==> flow/design.v <==
module decimator
               (
                clk,
                enable,
                rstn,
                filter_in,
                filter_out,
                ce_out
                );
  input   clk; 
  input   enable; 
  input   rstn; 
  input   [5:0] filter_in;  
  output  [20:0] filter_out;  
  output  ce_out; 
  reg  [3:0] cur_count;  
  wire phase_1;  
  reg  ce_out_reg;  
  reg  signed [5:0] input_register;  
  wire signed [5:0] section_in1;  
  wire signed [20:0] section_cast1;  
  wire signed [20:0] sum1;  
  reg  signed [20:0] section_out1;  
  wire signed [20:0] add_cast;  
  wire signed [20:0] add_cast_1;  
  wire signed [21:0] add_temp;  
  wire signed [20:0] section_in2;  
  wire signed [20:0] sum2;  
  reg  signed [20:0] section_out2;  
  wire signed [20:0] add_cast_2;  
  wire signed [20:0] add_cast_3;  
  wire signed [21:0] add_temp_1;  
  wire signed [20:0] section_in3;  
  wire signed [20:0] sum3;  
  reg  signed [20:0] section_out3;  
  wire signed [20:0] add_cast_4;  
  wire signed [20:0] add_cast_5;  
  wire signed [21:0] add_temp_2;  
  wire signed [20:0] section_in4;  
  wire signed [20:0] diff1;  
  wire signed [20:0] section_out4;  
  wire signed [20:0] sub_cast;  
  wire signed [20:0] sub_cast_1;  
  wire signed [21:0] sub_temp;  
  reg  signed [20:0] int_delay_pipe [0:1] ;  
  wire signed [20:0] section_in5;  
  wire signed [20:0] diff2;  
  wire signed [20:0] section_out5;  
  wire signed [20:0] sub_cast_2;  
  wire signed [20:0] sub_cast_3;  
  wire signed [21:0] sub_temp_1;  
  reg  signed [20:0] int_delay_pipe_1 [0:1] ;  
  wire signed [20:0] section_in6;  
  wire signed [20:0] diff3;  
  wire signed [20:0] section_out6;  
  wire signed [20:0] sub_cast_4;  
  wire signed [20:0] sub_cast_5;  
  wire signed [21:0] sub_temp_2;  
  reg  signed [20:0] int_delay_pipe_2 [0:1] ;  
  reg  signed [20:0] output_register;  
  always @ (posedge clk or negedge rstn)
    begin: ce_output
      if (rstn == 1'b0) begin
        cur_count <= 4'b0000;
      end
      else begin
        if (enable == 1'b1) begin
          if (cur_count == 4'b1111) begin
            cur_count <= 4'b0000;
          end
          else begin
            cur_count <= cur_count + 1'b1;
          end
        end
      end
    end  
  assign  phase_1 = (cur_count == 4'b0001 && enable == 1'b1)? 1'b1 : 1'b0;
  always @ (posedge clk or negedge rstn)
    begin: ce_output_register
      if (rstn == 1'b0) begin
        ce_out_reg <= 1'b0;
      end
      else begin
          ce_out_reg <= phase_1;
      end
    end  
  always @ (posedge clk or negedge rstn)
    begin: input_reg_process
      if (rstn == 1'b0) begin
        input_register <= 0;
      end
      else begin
        if (enable == 1'b1) begin
          input_register <= filter_in;
        end
      end
    end  
  assign section_in1 = input_register;
  assign section_cast1 = $signed({{15{section_in1[5]}}, section_in1});
  assign add_cast = section_cast1;
  assign add_cast_1 = section_out1;
  assign add_temp = add_cast + add_cast_1;
  assign sum1 = add_temp[20:0];
  always @ (posedge clk or negedge rstn)
    begin: integrator_delay_section1
      if (rstn == 1'b0) begin
        section_out1 <= 0;
      end
      else begin
        if (enable == 1'b1) begin
          section_out1 <= sum1;
        end
      end
    end  
  assign section_in2 = section_out1;
  assign add_cast_2 = section_in2;
  assign add_cast_3 = section_out2;
  assign add_temp_1 = add_cast_2 + add_cast_3;
  assign sum2 = add_temp_1[20:0];
  always @ (posedge clk or negedge rstn)
    begin: integrator_delay_section2
      if (rstn == 1'b0) begin
        section_out2 <= 0;
      end
      else begin
        if (enable == 1'b1) begin
          section_out2 <= sum2;
        end
      end
    end  
  assign section_in3 = section_out2;
  assign add_cast_4 = section_in3;
  assign add_cast_5 = section_out3;
  assign add_temp_2 = add_cast_4 + add_cast_5;
  assign sum3 = add_temp_2[20:0];
  always @ (posedge clk or negedge rstn)
    begin: integrator_delay_section3
      if (rstn == 1'b0) begin
        section_out3 <= 0;
      end
      else begin
        if (enable == 1'b1) begin
          section_out3 <= sum3;
        end
      end
    end  
  assign section_in4 = section_out3;
  assign sub_cast = section_in4;
  assign sub_cast_1 = diff1;
  assign sub_temp = sub_cast - sub_cast_1;
  assign section_out4 = sub_temp[20:0];
  always @ (posedge clk or negedge rstn)
    begin: comb_delay_section4
      if (rstn == 1'b0) begin
        int_delay_pipe[0] <= 21'b000000000000000000000;
        int_delay_pipe[1] <= 21'b000000000000000000000;
      end
      else begin
        if (phase_1 == 1'b1) begin
          int_delay_pipe[1] <= int_delay_pipe[0];
          int_delay_pipe[0] <= section_in4;
        end
      end
    end  
  assign diff1 = int_delay_pipe[1];
  assign section_in5 = section_out4;
  assign sub_cast_2 = section_in5;
  assign sub_cast_3 = diff2;
  assign sub_temp_1 = sub_cast_2 - sub_cast_3;
  assign section_out5 = sub_temp_1[20:0];
  always @ (posedge clk or negedge rstn)
    begin: comb_delay_section5
      if (rstn == 1'b0) begin
        int_delay_pipe_1[0] <= 21'b000000000000000000000;
        int_delay_pipe_1[1] <= 21'b000000000000000000000;
      end
      else begin
        if (phase_1 == 1'b1) begin
          int_delay_pipe_1[1] <= int_delay_pipe_1[0];
          int_delay_pipe_1[0] <= section_in5;
        end
      end
    end  
  assign diff2 = int_delay_pipe_1[1];
  assign section_in6 = section_out5;
  assign sub_cast_4 = section_in6;
  assign sub_cast_5 = diff3;
  assign sub_temp_2 = sub_cast_4 - sub_cast_5;
  assign section_out6 = sub_temp_2[20:0];
  always @ (posedge clk or negedge rstn)
    begin: comb_delay_section6
      if (rstn == 1'b0) begin
        int_delay_pipe_2[0] <= 21'b000000000000000000000;
        int_delay_pipe_2[1] <= 21'b000000000000000000000;
      end
      else begin
        if (phase_1 == 1'b1) begin
          int_delay_pipe_2[1] <= int_delay_pipe_2[0];
          int_delay_pipe_2[0] <= section_in6;
        end
      end
    end  
  assign diff3 = int_delay_pipe_2[1];
  always @ (posedge clk or negedge rstn)
    begin: output_reg_process
      if (rstn == 1'b0) begin
        output_register <= 0;
      end
      else begin
        if (phase_1 == 1'b1) begin
          output_register <= section_out6;
        end
      end
    end  
  assign ce_out = ce_out_reg;
  assign filter_out = output_register;
endmodule   
`timescale 1 ns / 1 ns
module loop_filter
          (
           clk,
           rstn,
           enable,
           filter_in,
           ceout,
           filter_out,
           a2,a3,b1,b2
          );
  input   clk;
  input   rstn;
  input   enable;
  input   signed [15:0] filter_in;   
  output  ceout;
  output  signed [15:0] filter_out;   
  input signed [17:0] a2,a3,b1,b2;
  wire enb_1_16_0;
  wire signed [33:0] b_1_out1;   
  wire signed [33:0] b_2_out1;   
  wire signed [15:0] CastCAS_out1;   
  wire signed [33:0] a_2_out1;   
  wire signed [33:0] a_3_out1;   
  wire signed [15:0] CastStates3_out1;   
  reg signed [15:0] BodyDelay3_out1;   
  wire signed [36:0] BodyLSum2_sub_cast;   
  wire signed [37:0] BodyLSum2_sub_cast_1;   
  wire signed [36:0] BodyLSum2_sub_cast_2;   
  wire signed [37:0] BodyLSum2_sub_cast_3;   
  wire signed [37:0] BodyLSum2_sub_temp;   
  wire signed [36:0] BodyLSum2_out1;   
  wire signed [37:0] BodyRSum2_sub_cast;   
  wire signed [36:0] BodyRSum2_sub_cast_1;   
  wire signed [37:0] BodyRSum2_sub_cast_2;   
  wire signed [37:0] BodyRSum2_sub_temp;   
  wire signed [36:0] BodyRSum2_out1;   
  wire signed [15:0] CastStates2_out1;   
  reg signed [15:0] BodyDelay2_out1;   
  wire signed [36:0] HeadSum1_add_cast;   
  wire signed [37:0] HeadSum1_add_cast_1;   
  wire signed [36:0] HeadSum1_add_cast_2;   
  wire signed [37:0] HeadSum1_add_cast_3;   
  wire signed [37:0] HeadSum1_add_temp;   
  wire signed [36:0] HeadSum1_out1;   
  assign b_1_out1 = b1 * filter_in;
  assign b_2_out1 = b2 * filter_in;
  assign enb_1_16_0 = enable;
  assign a_2_out1 = a2 * CastCAS_out1;
  assign a_3_out1 = a3 * CastCAS_out1;
  assign CastStates3_out1 = {{3{a_3_out1[33]}}, a_3_out1[33:21]};
  always @(posedge clk or negedge rstn)
    begin : BodyDelay3_process
      if (rstn == 1'b0) begin
        BodyDelay3_out1 <= 16'sb0000000000000000;
      end
      else begin
        if (enb_1_16_0) begin
          BodyDelay3_out1 <= CastStates3_out1;
        end
      end
    end
  assign BodyLSum2_sub_cast = {{2{b_2_out1[33]}}, {b_2_out1, 1'b0}};
  assign BodyLSum2_sub_cast_1 = BodyLSum2_sub_cast;
  assign BodyLSum2_sub_cast_2 = {BodyDelay3_out1, 21'b000000000000000000000};
  assign BodyLSum2_sub_cast_3 = BodyLSum2_sub_cast_2;
  assign BodyLSum2_sub_temp = BodyLSum2_sub_cast_1 - BodyLSum2_sub_cast_3;
  assign BodyLSum2_out1 = ((BodyLSum2_sub_temp[37] == 1'b0) && (BodyLSum2_sub_temp[36] != 1'b0) ? 37'sh0FFFFFFFFF :
              ((BodyLSum2_sub_temp[37] == 1'b1) && (BodyLSum2_sub_temp[36] != 1'b1) ? 37'sh1000000000 :
              $signed(BodyLSum2_sub_temp[36:0])));
  assign BodyRSum2_sub_cast = BodyLSum2_out1;
  assign BodyRSum2_sub_cast_1 = a_2_out1;
  assign BodyRSum2_sub_cast_2 = BodyRSum2_sub_cast_1;
  assign BodyRSum2_sub_temp = BodyRSum2_sub_cast - BodyRSum2_sub_cast_2;
  assign BodyRSum2_out1 = ((BodyRSum2_sub_temp[37] == 1'b0) && (BodyRSum2_sub_temp[36] != 1'b0) ? 37'sh0FFFFFFFFF :
              ((BodyRSum2_sub_temp[37] == 1'b1) && (BodyRSum2_sub_temp[36] != 1'b1) ? 37'sh1000000000 :
              $signed(BodyRSum2_sub_temp[36:0])));
  assign CastStates2_out1 = ((BodyRSum2_out1[36] == 1'b0) && (BodyRSum2_out1[35:21] == 15'b111111111111111) ? 16'sb0111111111111111 :
              $signed(BodyRSum2_out1[36:21]));
  always @(posedge clk or negedge rstn)
    begin : BodyDelay2_process
      if (rstn == 1'b0) begin
        BodyDelay2_out1 <= 16'sb0000000000000000;
      end
      else begin
        if (enb_1_16_0) begin
          BodyDelay2_out1 <= CastStates2_out1;
        end
      end
    end
  assign HeadSum1_add_cast = {{2{b_1_out1[33]}}, {b_1_out1, 1'b0}};
  assign HeadSum1_add_cast_1 = HeadSum1_add_cast;
  assign HeadSum1_add_cast_2 = {BodyDelay2_out1, 21'b000000000000000000000};
  assign HeadSum1_add_cast_3 = HeadSum1_add_cast_2;
  assign HeadSum1_add_temp = HeadSum1_add_cast_1 + HeadSum1_add_cast_3;
  assign HeadSum1_out1 = ((HeadSum1_add_temp[37] == 1'b0) && (HeadSum1_add_temp[36] != 1'b0) ? 37'sh0FFFFFFFFF :
              ((HeadSum1_add_temp[37] == 1'b1) && (HeadSum1_add_temp[36] != 1'b1) ? 37'sh1000000000 :
              $signed(HeadSum1_add_temp[36:0])));
  assign CastCAS_out1 = ((HeadSum1_out1[36] == 1'b0) && (HeadSum1_out1[35:31] != 5'b00000) ? 16'sb0111111111111111 :
              ((HeadSum1_out1[36] == 1'b1) && (HeadSum1_out1[35:31] != 5'b11111) ? 16'sb1000000000000000 :
              $signed(HeadSum1_out1[31:16])));
  assign filter_out = CastCAS_out1;
  assign ceout = enable;
endmodule   
module dlf_core (
   input             clk,
   input             rstn,
   input             dlf_en,
   input  [4:0]      tdc_dout,
   input  [17:0]     dlf_a2,
   input  [17:0]     dlf_a3,
   input  [17:0]     dlf_b1,
   input  [17:0]     dlf_b2,
   input  [14:0]     dlf_sdm_nc_in,
   output [15:0]     dlf_out,
   output            dlf_valid
   );
   wire signed [5:0]  dec_in;
   wire signed [20:0] dec_out;
   wire signed [15:0] dec_out_slc;
   wire signed [15:0] dlf_sdm_nc_in_ext;
   wire signed [15:0] dlf_in;
   wire signed [15:0] lf_out;
   wire               dec_ce;
   reg  [15:0]        dlf_out_r;
   reg                dlf_valid_r;
   assign dec_in = tdc_dout - 6'sd16;
   assign dlf_sdm_nc_in_ext = {1'b0,dlf_sdm_nc_in};
   assign dec_out_slc = dec_out[20:5];
   assign dlf_in = dec_out_slc - dlf_sdm_nc_in_ext;
   decimator decimator_1(
			 .clk(clk),
			 .enable(dlf_en),
			 .rstn(rstn),
			 .filter_in(dec_in),
			 .filter_out(dec_out),
			 .ce_out(dec_ce)
			 );
   loop_filter loop_filter_1(
			     .clk(clk),
			     .rstn(rstn),
			     .enable(dec_ce),
			     .filter_in(dlf_in),
			     .ceout(),
			     .filter_out(lf_out),
			     .a2(dlf_a2),
			     .a3(dlf_a3),
			     .b1(dlf_b1),
			     .b2(dlf_b2)
			     );
   always @(posedge clk or negedge rstn) begin
      if (rstn == 1'b0) begin
	 dlf_out_r <= 16'd0;
	 dlf_valid_r <= 1'b0;
      end
      else begin
	 dlf_valid_r <= dec_ce;
	 if (dec_ce)
	   dlf_out_r <= lf_out;
      end
   end
   assign dlf_out = dlf_out_r;
   assign dlf_valid = dlf_valid_r;
endmodule
From RTL to reports: dlf_core
The steps from the RTL of dlf_core to its reports follow in flow order.
Line numbers count from 1 in the design file above.
Library cell names are shortened.
{ "inputs": {"top": "dlf_core", "clock_port": "clk", "cell_library": "sky130hd", "pvt_corner": "tt_025C_1v80"} }

Elaborated design
Source: Yosys, flattened and elaborated. Widths are those after wreduce. Registers that Yosys merges into a memory's read port (data or address) are not register bits. Print and check cells do not count.
{ "bits": {"reg_bits": 267, "input_bits": 95, "wordCells": 67} }
{ "classes": {"n_addsub": 12, "n_mul": 4, "n_eq": 4, "muxes": 11, "n_logic": 8, "reduce_logical": 11} }
{ "ops": {"columns": ["op", "n"], "rows": [
  ["multiplier 18 x 16 -> 34 bit", 4],
  ["two-way mux 37 bit", 6],
  ["subtractor 21 bit", 3],
  ["two-way mux 16 bit", 3],
  ["adder 21 bit", 2],
  ["adder 35 x 37 -> 38 bit", 1],
  ["subtractor 37 x 34 -> 38 bit", 1],
  ["subtractor 35 x 34 -> 36 bit", 1],
  ["adder 6 x 21 -> 21 bit", 1],
  ["subtractor 16 bit", 1],
  ["equality test 15 bit with constant B", 1],
  ["logical AND 1 bit", 10],
  ["inverter 1 bit", 8],
  ["subtractor 5 x 5 -> 6 bit with constant B", 1],
  ["!= test 5 bit with constant B", 1],
  ["nonzero test 5 bit", 1],
  ["adder 4 x 1 -> 4 bit with constant B", 1],
  ["equality test 4 x 1 -> 1 bit with constant B", 1],
  ["equality test 4 bit with constant B", 1],
  ["two-way mux 4 bit", 1],
  ["two-way mux 1 bit", 1]
]} }

Depth
Yosys ltp: most cells in a row. Word level: on the elaborated netlist, between registers, memories and ports. Mapped: between sequential cells and ports; inverters and the memories' decode and read muxes count.
{ "logic_depth": {"depth_word": 20, "abc_area": 0, "depth_mapped": 81, "mapped_depth_nobuf": 77} }

Mapped cells and area
Source: synth_stat.txt of the flow (Yosys; design flattened, memories mapped). It holds for the ABC_AREA given above (unset counts as 0); a run with the other value may have another netlist.
The area totals of this step are shown rounded.
{ "by_type": {"columns": ["cell", "n", "type_area_um2"], "rows": [
  ["fa_1", 1228, 2.46E+04],
  ["dfrtp_1", 261, 6.53E+03],
  ["ha_1", 518, 6.48E+03],
  ["inv_1", 1477, 5.54E+03],
  ["nand2_1", 972, 3.65E+03],
  ["and2_1", 372, 2.33E+03],
  ["xnor2_1", 142, 1.24E+03],
  ["o21ai_0", 215, 1.08E+03],
  ["clkbuf_1", 239, 897.11],
  ["nor2_1", 238, 893.357],
  ["a21oi_1", 159, 795.763],
  ["a21o_1", 96, 720.691],
  ["mux2_2", 58, 653.126],
  ["nand2b_1", 96, 600.576],
  ["xor2_1", 59, 516.746],
  ["nor2b_1", 82, 512.992],
  ["and3_1", 62, 387.872],
  ["nand3_1", 69, 345.331]
]} }
Other cell types: 82; their cells: 413.
{ "synth_totals": {"cell_count": 6756, "yosys_area_um2": 61100, "seq_area_um2": 6530, "flip_flops": 261, "n_buf": 248} }
By module: a second synthesis without flattening, with its own total; a netlist apart from the flattened one above.
{ "hier_totals": {"cells_unflattened": 6767, "area_unflattened_um2": 61600} }
Rows give one instance, submodules left out.
{ "modules": {"columns": ["mod", "instances", "n_cells", "mod_area_um2", "mod_seq_area_um2"], "rows": [
  ["loop_filter", 1, 5145, 46600, 726],
  ["decimator", 1, 1465, 13500, 5530],
  ["dlf_core", 1, 157, 1460, 425]
]} }

Timing after synthesis
Source: OpenSTA report_checks on the synthesized netlist (no wires, ideal clock, input and output delay 20% of the period each), path of least setup slack; recovery checks are left aside. Register names are those of the netlist, which keeps one name where synthesis merged equal registers.
{ "synth_timing": {"kind": "input port to flip-flop", "startpoint": "input port dlf_sdm_nc_in[0]", "endpoint": "register loop_filter_1.BodyDelay2_out1[14]", "clock_period_ps": 25000, "in_delay_ps": 5000, "setup_time_ps": 121, "t_first_pin_ps": 5000, "arrival_time_ps": 21306, "t_required_ps": 24879, "setup_slack_ps": 3573, "path_delay_ps": 16427, "driving_pins": 78, "n_path_buf": 5, "period_less_setup_slack_ps": 21427} }
"path_delay_ps" is the arrival time less input delay plus setup time.
"driving_pins": output pins that drive a net of the path, with the launching flip-flop's if there is one; two outputs of one cell count as two.
"period_less_setup_slack_ps" = period - worst setup slack (recovery checks aside). The figure is calculated, with input and output delays left at 20% of the set period.
Between the ends stands the longest chain of elaborated cells between them, by number of cells; it is not shown to be the way that was timed. Of several equally long chains one is given.
A line is the first line of the expression or statement that the cell stems from. Yosys adds cells for indexed reads and writes and turns some case tables into memories.
{ "synth_between": {"path_cell_list": "ha_1 fa_1 nor2b_1 o21ai_0 a21boi_1 o21ai_0 a21boi_1 o21ai_0 a21boi_1 o21ai_0 a21boi_1 o21ai_0 and3_1 or3_1 clkbuf_1 clkbuf_1 and2_1 ha_1 [... 42 more ...] fa_1 inv_1 fa_1 inv_1 ha_1 a21o_1 a21oi_1 nor2_1 nor2_1 nor2_1 a2111oi_0 o41ai_1 a221o_1 o21bai_1 a21boi_1 or4_1 a21oi_1 o2bb2ai_2", "elab_chain_len": 20, "cone_cells": 36, "classes_between": "add/sub (4); mul (3); eq/ne (2); mux (9); logic (8); reduce/logical (10)"} }
{ "synth_rtl": {"columns": ["item", "line_no", "rtl"], "rows": [
  ["from (decl)", 331, "input  [14:0]     dlf_sdm_nc_in,"],
  ["subtractor 16 bit", 347, "assign dlf_in = dec_out_slc - dlf_sdm_nc_in_ext;"],
  ["multiplier 18 x 16 -> 34 bit", 263, "assign b_1_out1 = b1 * filter_in;"],
  ["adder 35 x 37 -> 38 bit", 312, "assign HeadSum1_add_temp = HeadSum1_add_cast_1 + HeadSum1_add_cast_3;"],
  ["inverter 1 bit", 314, "((HeadSum1_add_temp[37] == 1'b1) && (HeadSum1_add_temp[36] != 1'b1) ? 37'sh1000000000 :"],
  ["logical AND 1 bit", 314, null],
  ["two-way mux 37 bit", 314, null],
  ["two-way mux 37 bit", 313, "assign HeadSum1_out1 = ((HeadSum1_add_temp[37] == 1'b0) && (HeadSum1_add_temp[36] != 1'b0) ? 37'sh0FFFFFFFFF :"],
  ["[... 6 more ...]", null, null],
  ["inverter 1 bit", 293, "((BodyRSum2_sub_temp[37] == 1'b1) && (BodyRSum2_sub_temp[36] != 1'b1) ? 37'sh1000000000 :"],
  ["logical AND 1 bit", 293, null],
  ["two-way mux 37 bit", 293, null],
  ["two-way mux 37 bit", 292, "assign BodyRSum2_out1 = ((BodyRSum2_sub_temp[37] == 1'b0) && (BodyRSum2_sub_temp[36] != 1'b0) ? 37'sh0FFFFFFFF ..."],
  ["inverter 1 bit", 295, "assign CastStates2_out1 = ((BodyRSum2_out1[36] == 1'b0) && (BodyRSum2_out1[35:21] == 15'b111111111111111) ? 16 ..."],
  ["logical AND 1 bit", 295, null],
  ["two-way mux 16 bit", 295, null],
  ["to (assign)", 300, "BodyDelay2_out1 <= 16'sb0000000000000000;"],
  ["to (assign)", 304, "BodyDelay2_out1 <= CastStates2_out1;"],
  ["to (decl)", 256, "reg signed [15:0] BodyDelay2_out1;"]
]} }

Timing after layout
Path of least setup slack in the final report of record 1 (OpenROAD, finished layout, wires in). Where an end is a register, its clock arrival counts in the times.
The report prints the path's times to 10 ps; the period is as set.
{ "layout_timing": {"kind": "input port to flip-flop", "startpoint": "input port dlf_sdm_nc_in[2]", "endpoint": "register loop_filter_1.BodyDelay2_out1[3]", "clock_period_ps": 38000, "in_delay_ps": 7600, "setup_time_ps": 70, "t_first_pin_ps": 7600, "arrival_time_ps": 27910, "t_required_ps": 38520, "setup_slack_ps": 10610, "driving_pins": 68, "n_path_buf": 3} }
Between the ends stands the longest chain of elaborated cells between them, by number of cells; it is not shown to be the way that was timed. Of several equally long chains one is given.
{ "layout_between": {"path_cell_list": "clkdlybuf4s50_1 inv_1 ha_1 o21ai_0 a21boi_0 o21ai_0 a21boi_0 o21ai_0 a21boi_0 o21ai_0 nand2_1 xor2_4 buf_4 nand2_1 fa_1 inv_1 fa_1 inv_1 [... 32 more ...] fa_1 fa_1 inv_1 fa_1 inv_1 ha_1 a21o_1 a21oi_1 o21ai_0 a21oi_1 o21ai_0 a221o_1 a221oi_1 a21boi_1 xor2_1 a211oi_2 nor2_1 o2bb2ai_2", "elab_chain_len": 20, "cone_cells": 36, "classes_between": "add/sub (4); mul (3); eq/ne (2); mux (9); logic (8); reduce/logical (10)"} }
{ "layout_rtl": {"columns": ["item", "line_no", "rtl"], "rows": [
  ["from (decl)", 331, "input  [14:0]     dlf_sdm_nc_in,"],
  ["subtractor 16 bit", 347, "assign dlf_in = dec_out_slc - dlf_sdm_nc_in_ext;"],
  ["multiplier 18 x 16 -> 34 bit", 263, "assign b_1_out1 = b1 * filter_in;"],
  ["adder 35 x 37 -> 38 bit", 312, "assign HeadSum1_add_temp = HeadSum1_add_cast_1 + HeadSum1_add_cast_3;"],
  ["inverter 1 bit", 314, "((HeadSum1_add_temp[37] == 1'b1) && (HeadSum1_add_temp[36] != 1'b1) ? 37'sh1000000000 :"],
  ["logical AND 1 bit", 314, null],
  ["two-way mux 37 bit", 314, null],
  ["two-way mux 37 bit", 313, "assign HeadSum1_out1 = ((HeadSum1_add_temp[37] == 1'b0) && (HeadSum1_add_temp[36] != 1'b0) ? 37'sh0FFFFFFFFF :"],
  ["[... 6 more ...]", null, null],
  ["inverter 1 bit", 293, "((BodyRSum2_sub_temp[37] == 1'b1) && (BodyRSum2_sub_temp[36] != 1'b1) ? 37'sh1000000000 :"],
  ["logical AND 1 bit", 293, null],
  ["two-way mux 37 bit", 293, null],
  ["two-way mux 37 bit", 292, "assign BodyRSum2_out1 = ((BodyRSum2_sub_temp[37] == 1'b0) && (BodyRSum2_sub_temp[36] != 1'b0) ? 37'sh0FFFFFFFF ..."],
  ["inverter 1 bit", 295, "assign CastStates2_out1 = ((BodyRSum2_out1[36] == 1'b0) && (BodyRSum2_out1[35:21] == 15'b111111111111111) ? 16 ..."],
  ["logical AND 1 bit", 295, null],
  ["two-way mux 16 bit", 295, null],
  ["to (assign)", 300, "BodyDelay2_out1 <= 16'sb0000000000000000;"],
  ["to (assign)", 304, "BodyDelay2_out1 <= CastStates2_out1;"],
  ["to (decl)", 256, "reg signed [15:0] BodyDelay2_out1;"]
]} }

Add stored flow runs of dlf_core

Top module dlf_core; platform sky130hd; tools Yosys and OpenROAD; 5 stored runs in no particular order. Input and output delays are each 20% of the period that was set; the output load is 0.01 pF.
"period achieved": clock period set for the run, less the worst setup slack. It is reckoned from that one timing run; input and output delays stay at 20% of the period that was set.
By "time on the worst setup path" is meant the share of the clock period that the worst setup path is allowed (20% is reserved at inputs, 20% at outputs), minus its slack. Clock arrival times at its registers enter into it.
"time on the worst setup path" is given in steps of 10 ps.
The measured numbers are rounded.

==> record 1: settings <==
{ "CAP_MARGIN": 35, "CORE_ASPECT_RATIO": 1.0, "CORE_UTILIZATION": 16, "CTS_CLUSTER_SIZE": 49, "HOLD_SLACK_MARGIN": 0.22, "MIN_ROUTING_LAYER": "met2", "PLACE_DENSITY_LB_ADDON": 0.29, "SETUP_SLACK_MARGIN": 0.53, "SLEW_MARGIN": 15, "TNS_END_PERCENT": 80, "period_ns": 38.0, "CORE_MARGIN": 2 }
==> record 1: results <==
smallest setup slack: 10,600 ps
period achieved: 27,392 ps
time on the worst setup path: 19,790 ps
critical path type: input port to flip-flop
worst hold slack in the final report: 451 ps
area of the die: 387,000 sq um
standard-cell area after routing: 70,200 sq um
total negative setup slack: 0 ps
final utilization: 18.4 %
post-synthesis cell area: 61,100 sq um

==> record 2: settings <==
{ "ABC_AREA": 0, "CELL_PAD_IN_SITES_DETAIL_PLACEMENT": 1, "CELL_PAD_IN_SITES_GLOBAL_PLACEMENT": 2, "CORE_ASPECT_RATIO": 1.46, "CORE_MARGIN": 3, "CORE_UTILIZATION": 40, "CTS_CLUSTER_DIAMETER": 235, "GPL_ROUTABILITY_DRIVEN": 1, "MAX_ROUTING_LAYER": "met4", "MIN_ROUTING_LAYER": "met1", "PLACE_DENSITY_LB_ADDON": 0.26, "SETUP_SLACK_MARGIN": 3.87, "SLEW_MARGIN": 35, "TNS_END_PERCENT": 25, "period_ns": 15.5, "CAP_MARGIN": 20 }
==> record 2: results <==
smallest setup slack: -3,440 ps
period achieved: 18,938 ps
time on the worst setup path: 15,840 ps
critical path type: input port to flip-flop
worst hold slack in the final report: 474 ps
area of the die: 158,000 sq um
standard-cell area after routing: 73,200 sq um
total negative setup slack: -95,400 ps
final utilization: 48.4 %
post-synthesis cell area: 61,100 sq um

==> record 3: settings <==
{ "CORE_UTILIZATION": 57, "period_ns": 24.1, "CAP_MARGIN": 20, "CORE_MARGIN": 2, "SLEW_MARGIN": 20 }
==> record 3: results <==
smallest setup slack: 1,140 ps
period achieved: 22,964 ps
time on the worst setup path: 18,140 ps
critical path type: input port to flip-flop
worst hold slack in the final report: 467 ps
area of the die: 110,000 sq um
standard-cell area after routing: 64,900 sq um
total negative setup slack: 0 ps
final utilization: 60.8 %
post-synthesis cell area: 61,100 sq um

==> record 4: settings <==
{ "ABC_AREA": 1, "CAP_MARGIN": 15, "CORE_ASPECT_RATIO": 0.7, "CORE_UTILIZATION": 40, "MAX_ROUTING_LAYER": "met4", "SLEW_MARGIN": 35, "TNS_END_PERCENT": 15, "period_ns": 25.0, "CORE_MARGIN": 2 }
==> record 4: results <==
smallest setup slack: 1,970 ps
period achieved: 23,035 ps
time on the worst setup path: 18,030 ps
critical path type: input port to flip-flop
worst hold slack in the final report: 477 ps
area of the die: 155,000 sq um
standard-cell area after routing: 65,200 sq um
total negative setup slack: 0 ps
final utilization: 43.3 %
post-synthesis cell area: 60,700 sq um

==> record 5: settings <==
{ "ABC_AREA": 0, "CELL_PAD_IN_SITES_DETAIL_PLACEMENT": 1, "CELL_PAD_IN_SITES_GLOBAL_PLACEMENT": 2, "CORE_ASPECT_RATIO": 1.46, "CORE_MARGIN": 3, "CORE_UTILIZATION": 40, "CTS_CLUSTER_DIAMETER": 235, "GPL_ROUTABILITY_DRIVEN": 0, "MAX_ROUTING_LAYER": "met4", "MIN_ROUTING_LAYER": "met1", "PLACE_DENSITY_LB_ADDON": 0.26, "SETUP_SLACK_MARGIN": 3.87, "SLEW_MARGIN": 35, "TNS_END_PERCENT": 25, "period_ns": 15.5, "CAP_MARGIN": 20 }
==> record 5: results <==
smallest setup slack: -3,470 ps
period achieved: 18,972 ps
time on the worst setup path: 15,870 ps
critical path type: input port to flip-flop
worst hold slack in the final report: 436 ps
area of the die: 158,000 sq um
standard-cell area after routing: 73,200 sq um
total negative setup slack: -96,700 ps
final utilization: 48.5 %
post-synthesis cell area: 61,100 sq um
